==> flow/design.v <==
module  rgb_hsv(
	input                         clk,
	input                         rst,	
	input	     [7:0]            rgb_r,
	input	     [7:0]            rgb_g,
	input	     [7:0]            rgb_b,	
	output reg [8:0] 			  hsv_h, 
	output reg [7:0] 			  hsv_s, 
	output reg [7:0] 			  hsv_v  
);
reg [7:0] top; 
reg [13:0] top_60; 
reg [2:0] rgb_se;
reg [2:0] rgb_se_n; 
reg [7:0] max; 
reg [7:0] min; 
reg [7:0] max_min; 
reg [7:0] hsv_s_m;
reg [7:0] max_n;
reg [7:0] division; 
wire r_g, r_b, g_b;
assign r_g = (rgb_r > rgb_g)? 1'b1:1'b0; 
assign r_b = (rgb_r > rgb_b)? 1'b1:1'b0; 
assign g_b = (rgb_g > rgb_b)? 1'b1:1'b0; 
always @ (posedge clk or negedge rst)
begin
	if (!rst)
	begin
		max <= 8'd0;
		min <= 8'd0;
		top <= 8'd0;
		rgb_se <= 3'b010;
	end
	else 
	begin
	case ({r_g,r_b,g_b})
	3'b000:
			begin 
			max <= rgb_b;
			min <= rgb_r;
			top <= rgb_g - rgb_r; 
			rgb_se <= 3'b000;
			end
	3'b001:
			begin 
			max <= rgb_g;
			min <= rgb_r;
			top <= rgb_b - rgb_r; 
			rgb_se <= 3'b001;
			end
	3'b011:
			begin 
			max <= rgb_g;
			min <= rgb_b;
			top <= rgb_r - rgb_b; 
			rgb_se <= 3'b011;
			end
	3'b100:
			begin 
			max <= rgb_b;
			min <= rgb_g;
			top <= rgb_r - rgb_g; 
			rgb_se <= 3'b100;
			end
	3'b110:
			begin 
			max <= rgb_r;
			min <= rgb_g;
			top <= rgb_b - rgb_g; 
			rgb_se <= 3'b110;
			end
	3'b111:
			begin 
			max <= rgb_r;
			min <= rgb_b;
			top <= rgb_g - rgb_b; 
			rgb_se <= 3'b111;
			end
	default
			begin
			max <= 8'd0;
			min <= 8'd0;
			top <= 8'd0;
			rgb_se <= 3'b010;
			end
	endcase
end
end
always @ (posedge clk or negedge rst)
begin
	if (!rst)
		begin
		top_60 <= 14'd0;
		rgb_se_n <= 3'b010;
		max_min <= 8'd0;
		max_n <= 8'd0;
		end
	else
		begin
		top_60 <= {top,6'b000000} - {top,2'b00}; 
		rgb_se_n <= rgb_se;
		max_min <= max - min;
		max_n <= max;
		end
end
always @ (*)
begin
	division = (max_min > 8'd0) ? top_60 / max_min : 8'd240; 
end
always @ (posedge clk or negedge rst)
begin
	if (!rst)
		hsv_h <= 9'd0;
	else 
	begin
	case (rgb_se_n)
	3'b000:
			hsv_h <= 9'd240 - division; 
	3'b001:
			hsv_h <= 9'd120 + division; 
	3'b011:
			hsv_h <= 9'd120 - division; 
	3'b100:
			hsv_h <= 9'd240 + division; 
	3'b110:
			hsv_h <= 9'd360 - division; 
	3'b111:
			hsv_h <= division; 
	default
			hsv_h <= 9'd0;
	endcase
end
end
always @ (*)
begin
	hsv_s_m = (max_n > 8'd0)? ((max_min == max_n) ? 8'd255 : {max_min[7:0],8'b00000000} / max_n) : 8'd0;
end
always@(posedge clk or negedge rst)
begin
	if (!rst)
      hsv_s <= 8'd0;
	else
	hsv_s <= hsv_s_m;
end
always@(posedge clk or negedge rst)
begin
  if (!rst)
  hsv_v <= 8'd0;
  else
  hsv_v <= max_n;
 end
endmodule
module HSVComparator (
    input   clk,
    input wire [8:0] hsv_get_h, hsv_get_s, hsv_get_v,
    input wire [8:0] hsv_set_h, hsv_set_s, hsv_set_v,
    input wire [2:0] threshold_level,
    output reg [1:0] similar_flag  
);
parameter THRESHOLD1_H = 60, THRESHOLD1_S = 32, THRESHOLD1_V = 32;   
parameter THRESHOLD2_H = 15, THRESHOLD2_S = 8,  THRESHOLD2_V = 8;  
parameter THRESHOLD3_H = 10, THRESHOLD3_S = 5,  THRESHOLD3_V = 5;  
parameter THRESHOLD4_H = 5,  THRESHOLD4_S = 3,  THRESHOLD4_V = 3;   
reg [8:0] h_diff, s_diff, v_diff;
function [8:0] abs_diff;
    input [8:0] a, b;
    if (a > b) begin
        abs_diff = a - b;
    end else begin
        abs_diff = b - a;
    end
endfunction
always @(posedge clk) begin
    similar_flag <= 2'b0;  
    h_diff = abs_diff(hsv_get_h, hsv_set_h);
    s_diff = abs_diff(hsv_get_s, hsv_set_s);
    v_diff = abs_diff(hsv_get_v, hsv_set_v);
    if (h_diff > 180) begin
        h_diff = 360 - h_diff;
    end
    if ({hsv_set_h,hsv_set_s,hsv_set_v} == 24'b0)begin
        similar_flag <= 2'b10;
    end
    else begin
    case(threshold_level)
        3'b000: begin  
            if (h_diff <= THRESHOLD1_H && s_diff <= THRESHOLD1_S && v_diff <= THRESHOLD1_V) begin
                similar_flag <= 2'b01;  
            end
        end
        3'b001: begin  
            if (h_diff <= THRESHOLD2_H && s_diff <= THRESHOLD2_S && v_diff <= THRESHOLD2_V) begin
                similar_flag <= 2'b01;  
            end
        end
        3'b010: begin  
            if (h_diff <= THRESHOLD3_H && s_diff <= THRESHOLD3_S && v_diff <= THRESHOLD3_V) begin
                similar_flag <= 2'b01;  
            end
        end
        3'b111: begin  
            if (h_diff <= THRESHOLD4_H && s_diff <= THRESHOLD4_S && v_diff <= THRESHOLD4_V) begin
                similar_flag <= 2'b01;  
            end
        end
        default: ;  
    endcase 
    end
end
endmodule
module color_match (
    input  wire       clk,
    input  wire       rst_n,
    input  wire [7:0] get_r,
    input  wire [7:0] get_g,
    input  wire [7:0] get_b,
    input  wire [7:0] set_r,
    input  wire [7:0] set_g,
    input  wire [7:0] set_b,
    input  wire [2:0] threshold_level,
    output wire [8:0] get_h,
    output wire [7:0] get_s,
    output wire [7:0] get_v,
    output wire [8:0] set_h,
    output wire [7:0] set_s,
    output wire [7:0] set_v,
    output wire [1:0] similar_flag
);
    rgb_hsv rgb_hsv_get_inst (
        .clk   (clk),
        .rst   (rst_n),
        .rgb_r (get_r),
        .rgb_g (get_g),
        .rgb_b (get_b),
        .hsv_h (get_h),
        .hsv_s (get_s),
        .hsv_v (get_v)
    );
    rgb_hsv rgb_hsv_set_inst (
        .clk   (clk),
        .rst   (rst_n),
        .rgb_r (set_r),
        .rgb_g (set_g),
        .rgb_b (set_b),
        .hsv_h (set_h),
        .hsv_s (set_s),
        .hsv_v (set_v)
    );
    HSVComparator HSVComparator_inst (
        .clk             (clk),
        .hsv_get_h       (get_h),
        .hsv_get_s       ({1'b0, get_s}),
        .hsv_get_v       ({1'b0, get_v}),
        .hsv_set_h       (set_h),
        .hsv_set_s       ({1'b0, set_s}),
        .hsv_set_v       ({1'b0, set_v}),
        .threshold_level (threshold_level),
        .similar_flag    (similar_flag)
    );
endmodule
== Step by step through the tools: color_match ==
What the tools print for color_match, step after step.
Line numbers count from 1 in the design file above.
Operators: Yosys type, input widths -> output width; for muxes data width and select width s.
Cell names lack the library's common part.
A cell with n/a has no value.

* Design top: color_match
* Clock port: clk
* Cell library: sky130hd
* Timing corner: tt_025C_1v80

== After elaboration ==
Source: Yosys, flattened and elaborated, memories not mapped. Widths are those after wreduce; folded enables and synchronous resets count as part of the registers. Registers that Yosys merges into a memory's read port (data or address) are not register bits. Print and check cells do not count. Equal cells are merged and count once.

* Add/subtract/negate cells: 33
* Equality and inequality tests: 25
* Muxes and demuxes: 31
* Reductions and logical operators: 26
* $lt $le $gt $ge: 26
* Divide/modulo/power cells: 4

{| class="wikitable"
|+ Operators with widths
! cell !! count
|-
| $div 16x8->16 || 2
|-
| $div 14x8->14 || 2
|-
| $sub 8x8->8 || 14
|-
| $pmux 9 s6 || 2
|-
| $pmux 8 s6 || 2
|-
| $pmux 8 s3 || 4
|-
| $gt 8x8->1 || 8
|-
| $mux 8 || 6
|-
| $eq 3x3->1 const B || 13
|-
| $sub 8x8->9 || 4
|-
| $le 9x4->1 const B || 4
|-
| $pmux 3 s6 || 2
|-
| $mux 9 || 4
|-
| $gt 8x1->1 const B || 4
|-
| $sub 14x10->14 || 2
|-
| $logic_not 27->1 || 1
|-
| $le 9x3->1 const B || 3
|-
| $le 9x6->1 const B || 3
|-
| $reduce_or 2->1 || 12
|-
| $add 7x8->9 const A || 2
|-
| $sub 7x8->9 const A || 2
|-
| $add 8x8->9 const A || 2
|-
| $sub 8x8->9 const A || 2
|-
| $le 9x2->1 const B || 2
|-
| $sub 9x8->9 const A || 2
|-
| $sub 9x9->9 || 2
|-
| $eq 8x8->1 || 2
|-
| $eq 3x1->1 const B || 5
|}

Not listed: further kinds 8, cells in them 32.

* Bits in registers: 172
* Output and inout bits: 52
* Elaborated cells: 168

== Logic depth ==
Depth = most cells in a row (Yosys ltp): at word level without a register or memory, in the mapped netlist without a sequential cell, where the memories' decode and read muxes count.

* Depth after elaboration: 9
* ABC_AREA: 0
* Mapped depth: 151

== Netlist ==
Yosys stat after the flow's synthesis: flattened, memories mapped to cells. It holds for the ABC_AREA given above (unset counts as 0); a run with the other value may have another netlist.
The area totals of this step are shown rounded.

{| class="wikitable"
|+ Cell types
! type !! count !! total area (µm²)
|-
| ha_1 || 518 || 6.48E+03
|-
| dfrtp_1 || 162 || 4.05E+03
|-
| a21oi_1 || 288 || 1.44E+03
|-
| a21o_1 || 185 || 1.39E+03
|-
| o21a_1 || 183 || 1.37E+03
|-
| xnor2_1 || 156 || 1366.31
|-
| nor2_1 || 357 || 1.34E+03
|-
| o21ai_0 || 256 || 1.28E+03
|-
| inv_1 || 315 || 1.18E+03
|-
| mux2_2 || 100 || 1126.08
|-
| nand2_1 || 285 || 1.07E+03
|-
| nor3_1 || 184 || 920.883
|-
| xor2_1 || 89 || 779.498
|-
| mux2i_1 || 66 || 660.634
|-
| nand2b_1 || 75 || 469.2
|-
| fa_1 || 22 || 440.422
|-
| nor2b_1 || 66 || 412.896
|-
| clkbuf_1 || 107 || 401.635
|}

Other cell types: 102; their cells: 906.

* Cell area after synthesis: 0.0332 mm²
* Flip-flops: 168
* Standard cells after synthesis: 4320

The figures by module come from a second, unflattened synthesis with its own total; it is not the netlist above.

* Cell total of the unflattened synthesis: 4318
* Area (unflattened synthesis): 0.0332 mm²

Each row is one instance without its submodules.

{| class="wikitable"
|+ Modules
! module !! area (mm²) !! times used !! cells
|-
| rgb_hsv || 0.0149 || 2 || 1917
|-
| HSVComparator || 0.00331 || 1 || 483
|-
| color_match || 0.0000038 || 1 || 1
|}

== Worst setup path after synthesis ==
Path of least setup slack by OpenSTA after synthesis, without wires, with an ideal clock, recovery checks aside; 20% of the period is set as input and as output delay. Where synthesis merged equal registers, the netlist keeps one of their names.

* Path type: flip-flop to flip-flop
* From: register rgb_hsv_get_inst.max_n[0]
* To: register rgb_hsv_get_inst.hsv_s[0]
* Buffers on the path: 9
* Library setup time: 154 ps
* Required time: 27846 ps
* Launch time at the first pin: 0 ps
* Stages on the path: 146
* Delay of the path: 29696 ps
* Period: 28000 ps
* Data arrival time: 29542 ps
* Setup slack: -1697 ps
* Synthesis period reached: 29697 ps

"delay of the path" is the arrival time less input delay plus setup time.
"stages on the path": output pins that drive a net of the path, with the launching flip-flop's if there is one; two outputs of one cell count as two.
"synthesis period reached" is the clock period less the worst setup slack; recovery checks do not enter. This is arithmetic on one report: input and output delays are still those of the set period (20% each).
Between the ends stands the longest chain of elaborated cells between them, by number of cells; it is not shown to be the way that was timed. Of several equally long chains one is given.
Each line given opens the expression or statement behind the cell; cells for indexed reads and writes are added by Yosys, which also makes memories of some case tables.

* Cell sequence: dfrtp_1 clkbuf_1 clkinv_1 ha_1 a21oi_1 a21oi_1 ha_1 or4b_2 o311ai_0 a32oi_1 ha_1 o211ai_1 a211oi_4 mux2i_1 inv_1 ha_1 or3_1 o22a_1 (+110 left out) nor2_1 o21ai_0 nand2b_1 a21oi_1 inv_1 a311oi_1 and3_1 mux2_1 mux2_2 ha_1 a21o_1 a21oi_1 nor2_1 nand2b_1 nand4_1 a2111oi_0 o2111a_1 a21oi_1
* Cells in the longest elaborated chain: 3

{| class="wikitable"
|+ RTL lines, path post-synthesis
! what !! line !! RTL
|-
| from (decl) || 19 || <nowiki>reg [7:0] max_n;</nowiki>
|-
| from (assign) || 96 || <nowiki>max_n <= 8'd0;</nowiki>
|-
| from (assign) || 103 || <nowiki>max_n <= max;</nowiki>
|-
| $div 16x8->16 || 136 || <nowiki>hsv_s_m = (max_n > 8'd0)? ((max_min == max_n) ? 8'd255 : {max_min[7:0],8'b00000000} / max_n) : 8'd0;</nowiki>
|-
| $mux 8 (2 in a row) || 136 ||
|-
| to (assign) || 141 || <nowiki>hsv_s <= 8'd0;</nowiki>
|-
| to (assign) || 143 || <nowiki>hsv_s <= hsv_s_m;</nowiki>
|-
| to (decl) || 8 || <nowiki>output reg [7:0] hsv_s,</nowiki>
|}

== Worst path after layout ==
Path of least setup slack in the final report of stored run 1 (OpenROAD, finished layout, wires in). Where an end is a register, its clock arrival counts in the times.
The report prints the path's times to 10 ps; the period is as set.

* Path type: flip-flop to flip-flop
* From: register rgb_hsv_get_inst.max_n[6]
* To: register rgb_hsv_get_inst.hsv_s[0]
* Required time: 44220 ps
* Setup slack: 9100 ps
* Data arrival time: 35120 ps
* Buffers on the path: 1
* Stages on the path: 141
* Library setup time: 160 ps
* Launch time at the first pin: 470 ps
* Period: 43900 ps

Between the ends stands the longest chain of elaborated cells between them, by number of cells; it is not shown to be the way that was timed. Of several equally long chains one is given.

* Cell sequence: dfrtp_1 nor4_4 nand2_1 nor2_1 a21oi_1 a21oi_1 ha_1 or4b_2 o311ai_0 a32oi_1 ha_1 a21oi_1 a211oi_4 a211oi_1 nor2_1 ha_1 or3_1 o22a_1 (+105 left out) nor2_1 o21ai_0 nand2b_1 a21oi_1 inv_1 a311oi_1 and3_1 mux2_1 mux2_2 ha_1 a21o_1 a21oi_1 nor2_1 nand2b_1 nand4_1 a2111oi_0 o2111a_1 a21oi_1
* Cells in the longest elaborated chain: 3

{| class="wikitable"
|+ RTL lines, path post-layout
! what !! line !! RTL
|-
| from (decl) || 19 || <nowiki>reg [7:0] max_n;</nowiki>
|-
| from (assign) || 96 || <nowiki>max_n <= 8'd0;</nowiki>
|-
| from (assign) || 103 || <nowiki>max_n <= max;</nowiki>
|-
| $div 16x8->16 || 136 || <nowiki>hsv_s_m = (max_n > 8'd0)? ((max_min == max_n) ? 8'd255 : {max_min[7:0],8'b00000000} / max_n) : 8'd0;</nowiki>
|-
| $mux 8 (2 in a row) || 136 ||
|-
| to (assign) || 141 || <nowiki>hsv_s <= 8'd0;</nowiki>
|-
| to (assign) || 143 || <nowiki>hsv_s <= hsv_s_m;</nowiki>
|-
| to (decl) || 8 || <nowiki>output reg [7:0] hsv_s,</nowiki>
|}

Subject: color_match on sky130hd, stored results

Hello all,

Flow measurements of color_match on sky130hd: 3 stored runs with different settings, listed in no order. Input and output delays are each 20% of the period that was set; the output load is 0.01 pF.
"achieved clock period": clock period set for the run, less the worst setup slack. It is reckoned from that one timing run; input and output delays stay at 20% of the period that was set.
By "worst setup path time" is meant the share of the clock period that the worst setup path is allowed (20% is reserved at inputs, 20% at outputs), minus its slack. Clock arrival times at its registers enter into it.
"worst setup path time" is given in steps of 10 ps.
The results are shown rounded.

Stored run 1
==> flow/run.sh <==
#!/bin/bash
# the make line also repeats the synthesis and layout settings of config.mk as NAME=value (left out here)
make -C /OpenROAD-flow-scripts/flow DESIGN_CONFIG=/design/flow/config.mk WORK_HOME=/design/flow/orfs CLKGATE_MAP_FILE= finish
==> flow/config.mk <==
export PLATFORM = sky130hd
export DESIGN_NAME = color_match
export DESIGN_NICKNAME = color_match
export VERILOG_FILES = /design/flow/design.v
export SDC_FILE = /design/flow/constraint.sdc
export NUM_CORES = 4
export LEC_CHECK = 0
export CAP_MARGIN = 20
export CORE_MARGIN = 2
export CORE_UTILIZATION = 40
export GPL_ROUTABILITY_DRIVEN = 0
export PLACE_DENSITY = 0.6
export SLEW_MARGIN = 20
export TNS_END_PERCENT = 75
==> flow/constraint.sdc <==
create_clock -name core_clock -period 43.9 [get_ports {clk}]
set_input_delay 8.7800 -clock core_clock [delete_from_list [all_inputs] [get_ports {clk}]]
set_output_delay 8.7800 -clock core_clock [all_outputs]
set_load 0.01 [all_outputs]

==> results of stored run 1 <==
chip area after synthesis (Yosys): 0.0332 mm²
die area: 0.0854 mm²
standard-cell area of the final layout: 0.036 mm²
utilization: 43.7 %
worst setup slack after layout: 9100 ps
total negative slack: 0 ps
worst hold slack: 345 ps
achieved clock period: 34798 ps
worst setup path time: 34800 ps
worst setup path kind: flip-flop to flip-flop

Stored run 2
==> flow/run.sh <==
#!/bin/bash
# the make line also repeats the synthesis and layout settings of config.mk as NAME=value (left out here)
make -C /OpenROAD-flow-scripts/flow DESIGN_CONFIG=/design/flow/config.mk WORK_HOME=/design/flow/orfs CLKGATE_MAP_FILE= finish
==> flow/config.mk <==
export PLATFORM = sky130hd
export DESIGN_NAME = color_match
export DESIGN_NICKNAME = color_match
export VERILOG_FILES = /design/flow/design.v
export SDC_FILE = /design/flow/constraint.sdc
export NUM_CORES = 4
export LEC_CHECK = 0
export ABC_AREA = 1
export CAP_MARGIN = 20
export CORE_MARGIN = 2
export CORE_UTILIZATION = 27
export CTS_CLUSTER_DIAMETER = 317
export GPL_ROUTABILITY_DRIVEN = 0
export GPL_TIMING_DRIVEN = 1
export HOLD_SLACK_MARGIN = 0.26
export MIN_ROUTING_LAYER = met1
export PLACE_DENSITY = 0.6
export SETUP_SLACK_MARGIN = 5.0
export SLEW_MARGIN = 20
export TNS_END_PERCENT = 25
==> flow/constraint.sdc <==
create_clock -name core_clock -period 48.5 [get_ports {clk}]
set_input_delay 9.7000 -clock core_clock [delete_from_list [all_inputs] [get_ports {clk}]]
set_output_delay 9.7000 -clock core_clock [all_outputs]
set_load 0.01 [all_outputs]

==> results of stored run 2 <==
chip area after synthesis (Yosys): 0.033 mm²
die area: 0.125 mm²
standard-cell area of the final layout: 0.0364 mm²
utilization: 30.0 %
worst setup slack after layout: 20500 ps
total negative slack: 0 ps
worst hold slack: 351 ps
achieved clock period: 28007 ps
worst setup path time: 28010 ps
worst setup path kind: flip-flop to flip-flop

Stored run 3
==> flow/run.sh <==
#!/bin/bash
# the make line also repeats the synthesis and layout settings of config.mk as NAME=value (left out here)
make -C /OpenROAD-flow-scripts/flow DESIGN_CONFIG=/design/flow/config.mk WORK_HOME=/design/flow/orfs CLKGATE_MAP_FILE= finish
==> flow/config.mk <==
export PLATFORM = sky130hd
export DESIGN_NAME = color_match
export DESIGN_NICKNAME = color_match
export VERILOG_FILES = /design/flow/design.v
export SDC_FILE = /design/flow/constraint.sdc
export NUM_CORES = 4
export LEC_CHECK = 0
export CAP_MARGIN = 20
export CORE_MARGIN = 2
export CORE_UTILIZATION = 44
export PLACE_DENSITY = 0.6
export SLEW_MARGIN = 20
==> flow/constraint.sdc <==
create_clock -name core_clock -period 27.2 [get_ports {clk}]
set_input_delay 5.4400 -clock core_clock [delete_from_list [all_inputs] [get_ports {clk}]]
set_output_delay 5.4400 -clock core_clock [all_outputs]
set_load 0.01 [all_outputs]

==> results of stored run 3 <==
chip area after synthesis (Yosys): 0.0332 mm²
die area: 0.0778 mm²
standard-cell area of the final layout: 0.0405 mm²
utilization: 54.3 %
worst setup slack after layout: 992 ps
total negative slack: 0 ps
worst hold slack: 344 ps
achieved clock period: 26208 ps
worst setup path time: 26210 ps
worst setup path kind: flip-flop to flip-flop

Thanks
